==> flow/design.v <==
module clkdivider( input PCLK, input PRESERN, output wire newclk, output wire rise );
reg[1:0] counter;
always@(posedge PCLK)
begin
    if(!PRESERN)
        counter <= 2'd0;
    else
        counter <= counter + 1;
end
assign newclk = counter[1];
assign rise = (counter == 2'b01);
endmodule
module clkdivider_vgaFlash(input PCLK, input PRESERN, output wire newclk, output wire rise );
reg[19:0] counter;
always@(posedge PCLK)
begin
    if(!PRESERN)
        counter <= 20'd0;
    else
        counter <= counter + 1;
end
assign newclk = counter[19];
assign rise = (counter == 20'h7FFFF);
endmodule
module halfclk( input PCLK, input PRESERN, input en, output wire newclk, output wire rise );
reg counter;
always@(posedge PCLK)
begin
    if(!PRESERN)
        counter <= 1'b0;
    else if(en)
        counter <= counter + 1;
end
assign newclk = counter;
assign rise = en & ~counter;
endmodule
module vgacontrol(  
input PCLK, 				 
input PRESERN, 				 
input PSEL, 				 
input PENABLE, 				 
output wire PREADY, 		 
output wire PSLVERR,		 
input PWRITE,				 
input [31:0] PADDR,			 
input wire [31:0] PWDATA,	 
output reg [31:0] PRDATA,	 
output HS, 
output VS, 
output reg vga_R,
output reg vga_G,
output reg vga_B,
input SW,
input SW2,
input SW3
);
assign PSLVERR = 0;
assign PREADY = 1;
reg [31:0] player1;
reg [31:0] player2;
reg [31:0] whichplayer;
reg [31:0] winner;
wire player1_score;
wire player2_score;
wire p1_p;
wire p2_p;
wire p_u;
wire win_out;
wire pwin_out1;
wire pwin_out2;
wire player1_write = (PSEL & PENABLE & PWRITE & (PADDR[11:0] == 12'h104));
wire player2_write = (PSEL & PENABLE & PWRITE & (PADDR[11:0] == 12'h108));
wire whichplayer_write = (PSEL & PENABLE & PWRITE & (PADDR[11:0] == 12'h114));
wire winner_write = (PSEL & PENABLE & PWRITE & (PADDR[11:0] == 12'h118));
wire SWDebounce;
wire SWDebounce2;
wire SWDebounce3;
wire pwin1_out;
wire pwin2_out;
wire quarterclk, quarter_rise;
wire flashclk, flash_rise, half_flash, half_rise, quarter_flash, quarter_flash_rise;
Button_Debouncer db1(PCLK, PRESERN, SW, SWDebounce);
Button_Debouncer db2(PCLK, PRESERN, SW2, SWDebounce2);
Button_Debouncer db3(PCLK, PRESERN, SW3, SWDebounce3);
always @(posedge PCLK) 		 
begin
    if(!PRESERN)
        PRDATA <= 32'd0;
    else if(PADDR[11:0] == 12'h100)
    begin
        PRDATA[31:1] <= 31'h00000000;				 
        PRDATA[0] <= SWDebounce; 	 
    end
    else if(PADDR[11:0] == 12'h104)
    begin				
        PRDATA <= player1;
    end
    else if(PADDR[11:0] == 12'h108)
    begin				
        PRDATA <= player2;
    end
    else if(PADDR[11:0] == 12'h10C)
    begin
        PRDATA[31:1] <= 31'h00000000;				 
        PRDATA[0] <= SWDebounce2; 
    end
    else if(PADDR[11:0] == 12'h114)
    begin				 
        PRDATA <= whichplayer; 
    end
    else if(PADDR[11:0] == 12'h118)
    begin
        PRDATA[31:1] <= 31'h00000000;				 
        PRDATA[0] <= SWDebounce3; 
    end
end
always @(posedge PCLK) 		 
begin
	if(!PRESERN)
    begin
        player1 <= 32'd0;
        player2 <= 32'd0;
        whichplayer <= 32'd0;
        winner <= 32'd0;
    end
    else if(player1_write)
        player1 <= PWDATA;
	else if(player2_write)
        player2 <= PWDATA;
    else if(whichplayer_write)
        whichplayer <= PWDATA;
    else if(winner_write)
        winner <= PWDATA;
end
wire inDisplayArea;
wire [9:0] CounterX;
wire [8:0] CounterY;
hvsync_generator syncgen(.clk(PCLK), .rst(PRESERN), .en(quarter_rise), .vga_h_sync(HS), .vga_v_sync(VS), 
                            .inDisplayArea(inDisplayArea), .CounterX(CounterX), .CounterY(CounterY));
wire border = (CounterX[9:3]==0) || (CounterX[9:3]==79) || (CounterY[8:3]==0) || (CounterY[8:3]==60) || (CounterX[9:3]==40) || (CounterX[9:3]==39);
scoreDraw sd1(player1, player1_score, 32'd16, 32'd22, CounterX, CounterY, 8'd1);
scoreDraw sd2(player2, player2_score, 32'd56, 32'd22, CounterX, CounterY, 8'd1);
pscoreDraw ps1(CounterX, CounterY, 2, 2, 0, p1_p);
pscoreDraw ps2(CounterX, CounterY, 42, 2, 1, p2_p);
whichDraw wd(CounterX, CounterY, whichplayer, p_u);
pwinDraw pw1(PCLK, CounterX, CounterY, 22, 2, 1, pwin1_out);
pwinDraw pw2(PCLK, CounterX, CounterY, 22, 2, 2, pwin2_out);
winnerDraw wn(PCLK, PRESERN, flash_rise, CounterX, CounterY, 10, 40, win_out);
wire R = (winner>0) ? (win_out | ((winner == 1) ? (pwin1_out  | (~win_out&~pwin1_out&flashclk)) : (~win_out&~pwin2_out&flashclk))) : (border | player1_score | player2_score | p1_p);
wire G = (winner>0) ? (win_out | ((winner == 1) ? (~win_out&~pwin1_out&half_flash) : (~win_out&~pwin2_out&half_flash))) : (border | player1_score | player2_score | p_u);
wire B = (winner>0) ? (win_out | ((winner == 2) ? (pwin2_out  | (~win_out&~pwin2_out&quarter_flash)) : (~win_out&~pwin1_out&quarter_flash))) : (border | player1_score | player2_score | p2_p);
clkdivider cd(PCLK, PRESERN, quarterclk, quarter_rise);
clkdivider_vgaFlash cdf(PCLK, PRESERN, flashclk, flash_rise);
halfclk hc1(PCLK, PRESERN, flash_rise, half_flash, half_rise);
halfclk hc2(PCLK, PRESERN, half_rise, quarter_flash, quarter_flash_rise);
always @(posedge PCLK)
begin
  if(!PRESERN)
  begin
    vga_R <= 1'b0;
    vga_G <= 1'b0;
    vga_B <= 1'b0;
  end
  else if(quarter_rise)
  begin
    vga_R <= R & inDisplayArea;
    vga_G <= G & inDisplayArea;
    vga_B <= B & inDisplayArea;
  end
end
endmodule
module hvsync_generator(clk, rst, en, vga_h_sync, vga_v_sync, inDisplayArea, CounterX, CounterY);
input clk;
input rst;
input en;
output vga_h_sync, vga_v_sync;
output inDisplayArea;
output [9:0] CounterX;
output [8:0] CounterY;
reg [9:0] CounterX;
reg [8:0] CounterY;
wire CounterXmaxed = (CounterX==10'h2FF);
always @(posedge clk)
if(!rst)
	CounterX <= 0;
else if(en)
begin
if(CounterXmaxed)
	CounterX <= 0;
else
	CounterX <= CounterX + 1;
end
always @(posedge clk)
if(!rst)
	CounterY <= 0;
else if(en)
begin
if(CounterXmaxed) CounterY <= CounterY + 1;
end
reg	vga_HS, vga_VS;
always @(posedge clk)
if(!rst)
begin
	vga_HS <= 1'b0;
	vga_VS <= 1'b0;
end
else if(en)
begin
	vga_HS <= (CounterX[9:4]==6'h2D);  
	vga_VS <= (CounterY==500);  
end
reg inDisplayArea;
always @(posedge clk)
if(!rst)
	inDisplayArea <= 1'b0;
else if(en)
begin
if(inDisplayArea==0)
	inDisplayArea <= (CounterXmaxed) && (CounterY<480);
else
	inDisplayArea <= !(CounterX==639);
end
assign vga_h_sync = ~vga_HS;
assign vga_v_sync = ~vga_VS;
endmodule
module Button_Debouncer(
input clk,
input rst,  
input PB_in,  
output reg PB_out  
);
    reg [15:0] PB_cnt;  
    reg [1:0] sync;  
    always @(posedge clk)
        sync[1:0] <= {sync[0],~PB_in};
    wire PB_idle = (PB_out==sync[1]);  
    wire PB_cnt_max = &PB_cnt;  
    always @(posedge clk) 
    begin
        if(!rst)
        begin
            PB_cnt <= 16'd0;
            PB_out <= 1'b0;
        end
        else if(PB_idle)
            PB_cnt<= 16'd0;  
        else 
        begin
            PB_cnt<= PB_cnt + 16'd1;  
            if(PB_cnt_max)
            PB_out<= ~PB_out;  
        end
    end
endmodule
module draw(input [31:0]CounterX, input [31:0]CounterY, input [31:0]leftx, input [31:0]rightx, input [31:0]topy, input [31:0]boty, output box);  
    assign box = (((CounterX[9:3]>=leftx) && (CounterX[9:3]<(rightx))) && ((CounterY[8:3]>=topy) && (CounterY[8:3]<(boty))));
endmodule
module numbershift(input [31:0]number, output reg player_shift, input [31:0]x, input [31:0]y, input [31:0]CounterX, input [31:0]CounterY, input [7:0]scale);
    parameter S = 5; parameter C = 16; parameter O = 0; parameter R = 17; parameter E = 18; parameter P = 19; parameter Wl = 20; parameter Wr = 21; parameter N = 22;
    wire box1,box2,box3,box4,box5,box6,box7;    
    draw d1(CounterX, CounterY, x, x+(4 << scale), y, y+(1<<scale), box1);  
    draw d2(CounterX, CounterY, x, x+(4 << scale), y+(8 << scale), y+(8 << scale) + (1 << scale), box2);  
    draw d3(CounterX, CounterY, x, x+(1<<scale), y, y+(4 << scale) + (1 << scale), box3);  
    draw d4(CounterX, CounterY, x, x+(1<<scale), y+(4 << scale), y+(8 << scale) + (1 << scale), box4);  
    draw d5(CounterX, CounterY, x+(4 << scale) - (1 << scale), x+(4 << scale), y, y+(4 << scale) + (1 << scale), box5);  
    draw d6(CounterX, CounterY, x+(4 << scale) - (1 << scale), x+(4 << scale), y+(4 << scale), y+(8 << scale) + (1 << scale), box6);  
    draw d7(CounterX, CounterY, x, x+(4 << scale), y+(4 << scale), y+(4 << scale) + (1 << scale), box7);  
    always @*
    begin
        if(number == 32'd0)
            player_shift = box1 | box2 | box3 | box4 | box5 | box6;
        else if(number == 32'd1)
            player_shift = box3 | box4;
         else if(number == 32'd2)
            player_shift = box1 | box5 | box7 | box4 | box2;
         else if(number == 32'd3)
            player_shift = box1 | box5 | box7 | box6 | box2;
         else if(number == 32'd4)
            player_shift = box3 | box5 | box6 | box7;
         else if(number == 32'd5)
            player_shift = box1 | box2 | box3 | box6 | box7;        
         else if(number == 32'd6)
            player_shift = box1 | box2 | box3 | box4 | box6 | box7;        
         else if(number == 32'd7)
            player_shift = box1 | box5 | box6;        
         else if(number == 32'd8)
            player_shift = box1 | box2 | box3 | box4 | box5 | box6 | box7;        
         else if(number == 32'd9)
            player_shift = box1 | box3 | box5 | box6 | box7;
         else if(number == 32'd16)
            player_shift = box1 | box2 | box3 | box4;
         else if(number == 32'd17)
            player_shift = box1 | box3 | box4;
         else if(number == 32'd18)
            player_shift = box1 | box2 | box3 | box4 | box7;  
         else if(number == 32'd19)
            player_shift = box1 | box3 | box4 | box5 | box7;
         else if(number == 32'd20)
            player_shift = box2 | box3 | box4 | box6;
         else if(number == 32'd21)
            player_shift = box2 | box5 | box6;         
         else if(number == 32'd22)
            player_shift = box1 | box3 | box4 | box5 | box6;
         else
            player_shift = 0;
    end
endmodule
module scoreDraw(input [31:0]number, output reg player_shift, input [31:0]x, input [31:0]y, input [31:0]CounterX, input [31:0]CounterY, input [7:0]scale);
    wire player_shift1, player_shift2, player_shift3;
    numbershift n1(number, player_shift1, x, y, CounterX, CounterY, scale);
    numbershift n2(32'd1, player_shift2, x-5, y, CounterX, CounterY, scale);
    numbershift n3(number-10, player_shift3, x+5, y, CounterX, CounterY, scale);
    always @*
    begin
        if(number < 10 || number >15)
            player_shift = player_shift1;
        else
            player_shift = player_shift2 | player_shift3;
    end
endmodule
module pscoreDraw(input [31:0]CounterX, input [31:0]CounterY, input [31:0]x, input [31:0]y, input player, output player_shift);
    parameter spacing = 5;
    wire p, one_two, s, c, o, r, e;
    numbershift ns1(19, p, x, y, CounterX, CounterY, 0);  
    numbershift ns2(player+1, one_two, x+5, y, CounterX, CounterY, 0);  
    numbershift ns3(5, s, x+12, y, CounterX, CounterY, 0);  
    numbershift ns4(16, c, x+17, y, CounterX, CounterY, 0);  
    numbershift ns5(0, o, x+22, y, CounterX, CounterY, 0);  
    numbershift ns6(17, r, x+27, y, CounterX, CounterY, 0);  
    numbershift ns7(18, e, x+32, y, CounterX, CounterY, 0);  
    assign player_shift = p | one_two | s | c | o | r | e;
endmodule
module winnerDraw(input clk, input rst, input en, input [31:0]CounterX, input [31:0]CounterY, input [31:0]x, input [31:0]y, output win_out);
    wire w1, w2, i, n1, n2, e, r;
    reg tiny;
    always@(posedge clk)
    begin
        if(!rst)
            tiny <= 1'b0;
        else if(en)
            tiny <= ~tiny;
    end
    numbershift ns1(20, w1, x, y, CounterX, CounterY, 1);  
    numbershift ns2(21, w2, x+7, y, CounterX, CounterY, 1);  
    numbershift ns3(1, i, x+20, y, CounterX, CounterY, 1);  
    numbershift ns4(22, n1, x+26, y, CounterX, CounterY, 1);  
    numbershift ns5(22, n2, x+36, y, CounterX, CounterY, 1);  
    numbershift ns6(18, e, x+46, y, CounterX, CounterY, 1);  
    numbershift ns7(17, r, x+56, y, CounterX, CounterY, 1);  
    assign win_out = (w1 | w2 | i | n1 | n2 | e | r) & tiny;
endmodule
module pwinDraw(input clk, input [31:0]CounterX, input [31:0]CounterY, input [31:0]x, input [31:0]y, input [31:0]winner, output pwin_out);
    parameter spacing = 5;
    wire p, num;
    numbershift ns1(19, p, x, y, CounterX, CounterY, 2);  
    numbershift ns2(winner, num, x+24, y, CounterX, CounterY, 2);  
    assign pwin_out = (p | num);
endmodule
module whichDraw(input [31:0]CounterX, input [31:0]CounterY, input [31:0]player, output underline);
    wire box1, box2;
    draw d1(CounterX, CounterY, 2, 38, 12, 13, box1);
    draw d2(CounterX, CounterY, 43, 78, 12, 13, box2);
    assign underline = (player[0]) ? box2: box1;
endmodule
# Tool chain data of vgacontrol
# The steps from the RTL of vgacontrol to its reports follow in flow order.
# Lines are those of the file above, counted from 1.
# Operators carry their Yosys type and port widths (W data, S select, Z words).
# Cell names lack the library's common part.
# A cell with - has no value.
# setup
design	vgacontrol
clock	PCLK
lib	sky130hd
pvt_corner	tt_025C_1v80

# Word-level counts
# Source: Yosys, flattened and elaborated, memories not mapped. Widths are those after wreduce. Registers that Yosys merges into a memory's read port (data or address) are not register bits. Print and check cells do not count. Equal cells are merged and count once.
# bits
ff_bits	267
in_bits	72
output_inout_bits	39
word_cells	867
# op_classes
addsub	11
compare	110
eq_ne	85
muxes	90
n_logic	291
reduce_logical	252
# op_table
operator	count
$eq A32 B5 Y1 const B	28
$eq A32 B3 Y1 const B	16
$eq A32 B2 Y1 const B	9
$eq A32 B4 Y1 const B	8
$or A1 B1 Y1	252
$logic_and A1 B1 Y1	225
$eq A32 B1 Y1 const B	5
$mux W31	5
$logic_not A32 Y1	4
$ge A7 B6 Y1 const B	17
$lt A7 B6 Y1 const B	17
$mux W1	84
$eq A12 B9 Y1 const B	6
$ge A7 B5 Y1 const B	10
$sub A32 B4 Y32 const B	2
$gt A32 B4 Y1 const B	2
$lt A32 B4 Y1 const B	2
$lt A7 B5 Y1 const B	9
$lt A7 B7 Y1 const B	9
$reduce_and A17 Y1	3
$add A16 B1 Y16 const B	3
$lt A6 B6 Y1 const B	6
$ge A7 B7 Y1 const B	5
$gt A32 B1 Y1 const B	1
$ge A6 B6 Y1 const B	5
$lt A7 B4 Y1 const B	4
$ge A7 B4 Y1 const B	3
$not A1 Y1	20
# Not listed: further kinds 38, cells in them 79.

# Logic depth
# Yosys ltp: most cells in a row. Word level: on the elaborated netlist, between registers, memories and ports. Mapped: between sequential cells and ports; inverters and the memories' decode and read muxes count.
# logic_depth
word_depth	31
ABC_AREA	0
mapped_depth	13
depth_no_buf	11

# Synthesis result
# Source: synth_stat.txt of the flow (Yosys; design flattened, memories mapped). It holds for the ABC_AREA given above (unset counts as 0); a run with the other value may have another netlist.
# The area totals of this step are shown rounded.
# synth_totals
stdcells	1869
synth_area_mm2	0.01444
seq_area_mm2	0.005345
ff_cells	267
n_buf	135
# types
type	count	area_total_um2
dfxtp_1	267	5.35E+03
nand2_1	389	1460.15
a21boi_0	134	1.01E+03
nor2_1	124	465.446
a21oi_1	87	435.418
clkbuf_1	112	420.403
xnor2_1	41	359.094
xor2_1	40	350.336
a222oi_1	31	310.298
o21ai_0	56	280.269
nand3_1	53	265.254
nor3_1	47	235.226
nand4_1	35	218.96
nor4_1	35	218.96
nor2b_1	30	187.68
and2_1	29	181.424
and3_1	23	143.888
or3_1	21	131.376
# Other cell types: 68; their cells: 315.
# By module: a second synthesis without flattening, with its own total; a netlist apart from the flattened one above.
# hier_totals
cells_unflattened	80398
hier_area_mm2	0.5795
# Each row is one instance without its submodules.
# modules
module	instances	n_cells	mod_area_mm2	mod_seq_area_mm2
numbershift	31	1670	0.0121	0
draw	219	115	0.0008133	0
(no name shown)	2	474	0.00341	0
vgacontrol	1	768	0.006461	0.003263
(no name shown)	2	292	0.001924	0
winnerDraw	1	491	0.003577	0.00002
Button_Debouncer	3	83	0.000812	0.0003804
pwinDraw	2	81	0.0005543	0
hvsync_generator	1	123	0.00106	0.0004404
clkdivider_vgaFlash	1	101	0.0008671	0.0004004
halfclk	2	4	0.0000475	0.00002
clkdivider	1	6	0.0000838	0.00004
whichDraw	1	3	0.0000225	0

# Path before layout
# Path of least setup slack by OpenSTA after synthesis, without wires, with an ideal clock, recovery checks aside; 20% of the period is set as input and as output delay. Where synthesis merged equal registers, the netlist keeps one of their names.
# synth_path
path_type	in2reg
start	input port PADDR[1]
end	register player1[0]
period_ps	10000
in_delay_ps	2000
setup_time_ps	122
launch_ps	2000
arrival_time_ps	3671
required_time_ps	9878
path_slack_ps	6206
delay_ps	1793
path_stages	9
n_path_buf	2
synth_period_reached_ps	3794
# "delay_ps" = arrival - input delay + setup time.
# "path_stages" counts driving pins, that of a launching flip-flop among them; a cell with two outputs on the path counts twice.
# "synth_period_reached_ps" is the clock period less the worst setup slack; recovery checks do not enter. This is arithmetic on one report: input and output delays are still those of the set period (20% each).
# Between the ends stands the longest chain of elaborated cells between them, by number of cells; it is not shown to be the way that was timed. Of several equally long chains one is given.
# Each line given opens the expression or statement behind the cell; cells for indexed reads and writes are added by Yosys, which also makes memories of some case tables.
# synth_between
path_cell_list	nor4_1 > and3_1 > nand2_1 > or3_1 > or2_2 > clkbuf_1 > clkbuf_1 > nand2_1 > a21boi_0
elab_chain_cells	2
cells_between	2
classes_between	eq/ne (1); logic (1)
# synth_rtl
element	line_no	text
start: declaration	45	input [31:0] PADDR,
$eq A12 B9 Y1	71	wire player1_write = (PSEL & PENABLE & PWRITE & (PADDR[11:0] == 12'h104));
$and A1 B1 Y1	71
end: assignment	121	player1 <= 32'd0;
end: assignment	127	player1 <= PWDATA;
end: declaration	59	reg [31:0] player1;

# Worst path after layout
# From the final timing report of stored run 1: the path of least setup slack in the routed layout; clock arrival at registers is part of the times.
# The path's times are printed in steps of 10 ps; the period is the one set.
# layout_path
path_type	reg2reg
start	register syncgen.CounterY[7]
end	register vga_G
period_ps	10000
setup_time_ps	80
launch_ps	550
arrival_time_ps	4770
required_time_ps	10470
path_slack_ps	5700
path_stages	10
n_path_buf	0
# Between the ends stands the longest chain of elaborated cells between them, by number of cells; it is not shown to be the way that was timed. Of several equally long chains one is given.
# layout_between
path_cell_list	dfxtp_1 > nor2b_1 > o21ai_0 > a211oi_1 > nor3_1 > or4b_1 > a21oi_1 > a41oi_1 > and4_1 > o22ai_1
elab_chain_cells	31
cells_between	381
classes_between	compare (20); eq/ne (1); mux (73); logic (194); reduce/logical (93)
# layout_rtl
element	line_no	text
start: declaration	179	output [8:0] CounterY;
start: assignment	195	CounterY <= 0;
start: assignment	198	if(CounterXmaxed) CounterY <= CounterY + 1;
$ge A6 B5 Y1	256	assign box = (((CounterX[9:3]>=leftx) && (CounterX[9:3]<(rightx))) && ((CounterY[8:3]>=topy) && (CounterY[8:3] ...
$logic_and A1 B1 Y1 (2 in a row)	256
$or A1 B1 Y1 (4 in a row)	303	player_shift = box1 | box3 | box4 | box5 | box6;
$mux W1	302	else if(number == 32'd22)
$mux W1	300	else if(number == 32'd21)
$mux W1	298	else if(number == 32'd20)
$mux W1	296	else if(number == 32'd19)
[... 11 more ...]	-
$mux W1	272	else if(number == 32'd1)
$mux W1	270	if(number == 32'd0)
$or A1 B1 Y1	318	player_shift = player_shift2 | player_shift3;
$mux W1	315	if(number < 10 || number >15)
$or A1 B1 Y1 (3 in a row)	150	wire G = (winner>0) ? (win_out | ((winner == 1) ? (~win_out&~pwin1_out&half_flash) : (~win_out&~pwin2_out&half ...
$mux W1	150
$and A1 B1 Y1	167	vga_G <= G & inDisplayArea;
end: assignment	161	vga_G <= 1'b0;
end: assignment	167
end: declaration	51	output reg vga_G,

# Measured results for vgacontrol: 3 stored runs of the Yosys and OpenROAD flow on sky130hd. The settings differ; the order carries no meaning. The constraints put input and output delay at 20% of the set period each and load the outputs with 0.01 pF.
# "timing.achieved_period_ps" = clock period - worst setup slack. The figure is calculated, with input and output delays left at 20% of the set period.
# "worst_path_time_ps" means the part of the period allowed to the worst setup path (the constraints hold back 20% at inputs and 20% at outputs) less its slack; where the path has registers, the arrival times of their clocks count too.
# "design_power_mw" is the tool's figure for a default switching activity; nothing was simulated.
# "worst_path_time_ps" is given in steps of 10 ps.
# The results are shown rounded.
# Among the settings, - means not set for that run.
# A result given as - is not shown for that run.
stored run	CORE_UTILIZATION	PLACE_DENSITY	period_ns	CAP_MARGIN	CORE_MARGIN	SLEW_MARGIN	CTS_CLUSTER_DIAMETER	CTS_CLUSTER_SIZE	GPL_TIMING_DRIVEN	MAX_ROUTING_LAYER	MIN_ROUTING_LAYER	PLACE_DENSITY_LB_ADDON	SETUP_SLACK_MARGIN	TNS_END_PERCENT	ABC_AREA	CELL_PAD_IN_SITES_DETAIL_PLACEMENT	CORE_ASPECT_RATIO	GPL_ROUTABILITY_DRIVEN	HOLD_SLACK_MARGIN	worst_path_time_ps	worstPathKind	ws_setup_ps	timing.achieved_period_ps	finish.stdcell_area_mm2	holdWs_ps	final_die_area_mm2	synthesis_area_mm2	setup_tns_ps	design_power_mw	layout_utilization_frac
stored run 1	40	0.6	10.0	20	2	20	-	-	-	-	-	-	-	-	-	-	-	-	-	4300	reg2reg	5700	4300	0.01663	327	0.03765	0.01444	0	2.284	0.467
stored run 2	26	-	4.5	20	2	20	26	23	1	met5	met1	0.23	-0.25	15	-	-	-	-	-	3730	reg2reg	772	3728	0.01873	323	0.05745	0.01444	0	7.783	0.341
stored run 3	69	-	5.75	0	2	20	96	-	0	met4	met1	0.06	0.12	70	1	1	0.74	0	0.11	-	-	-	-	-	-	-	-	-	-	-
# Stored run 3: unfinished; error DPL-0033 in placement
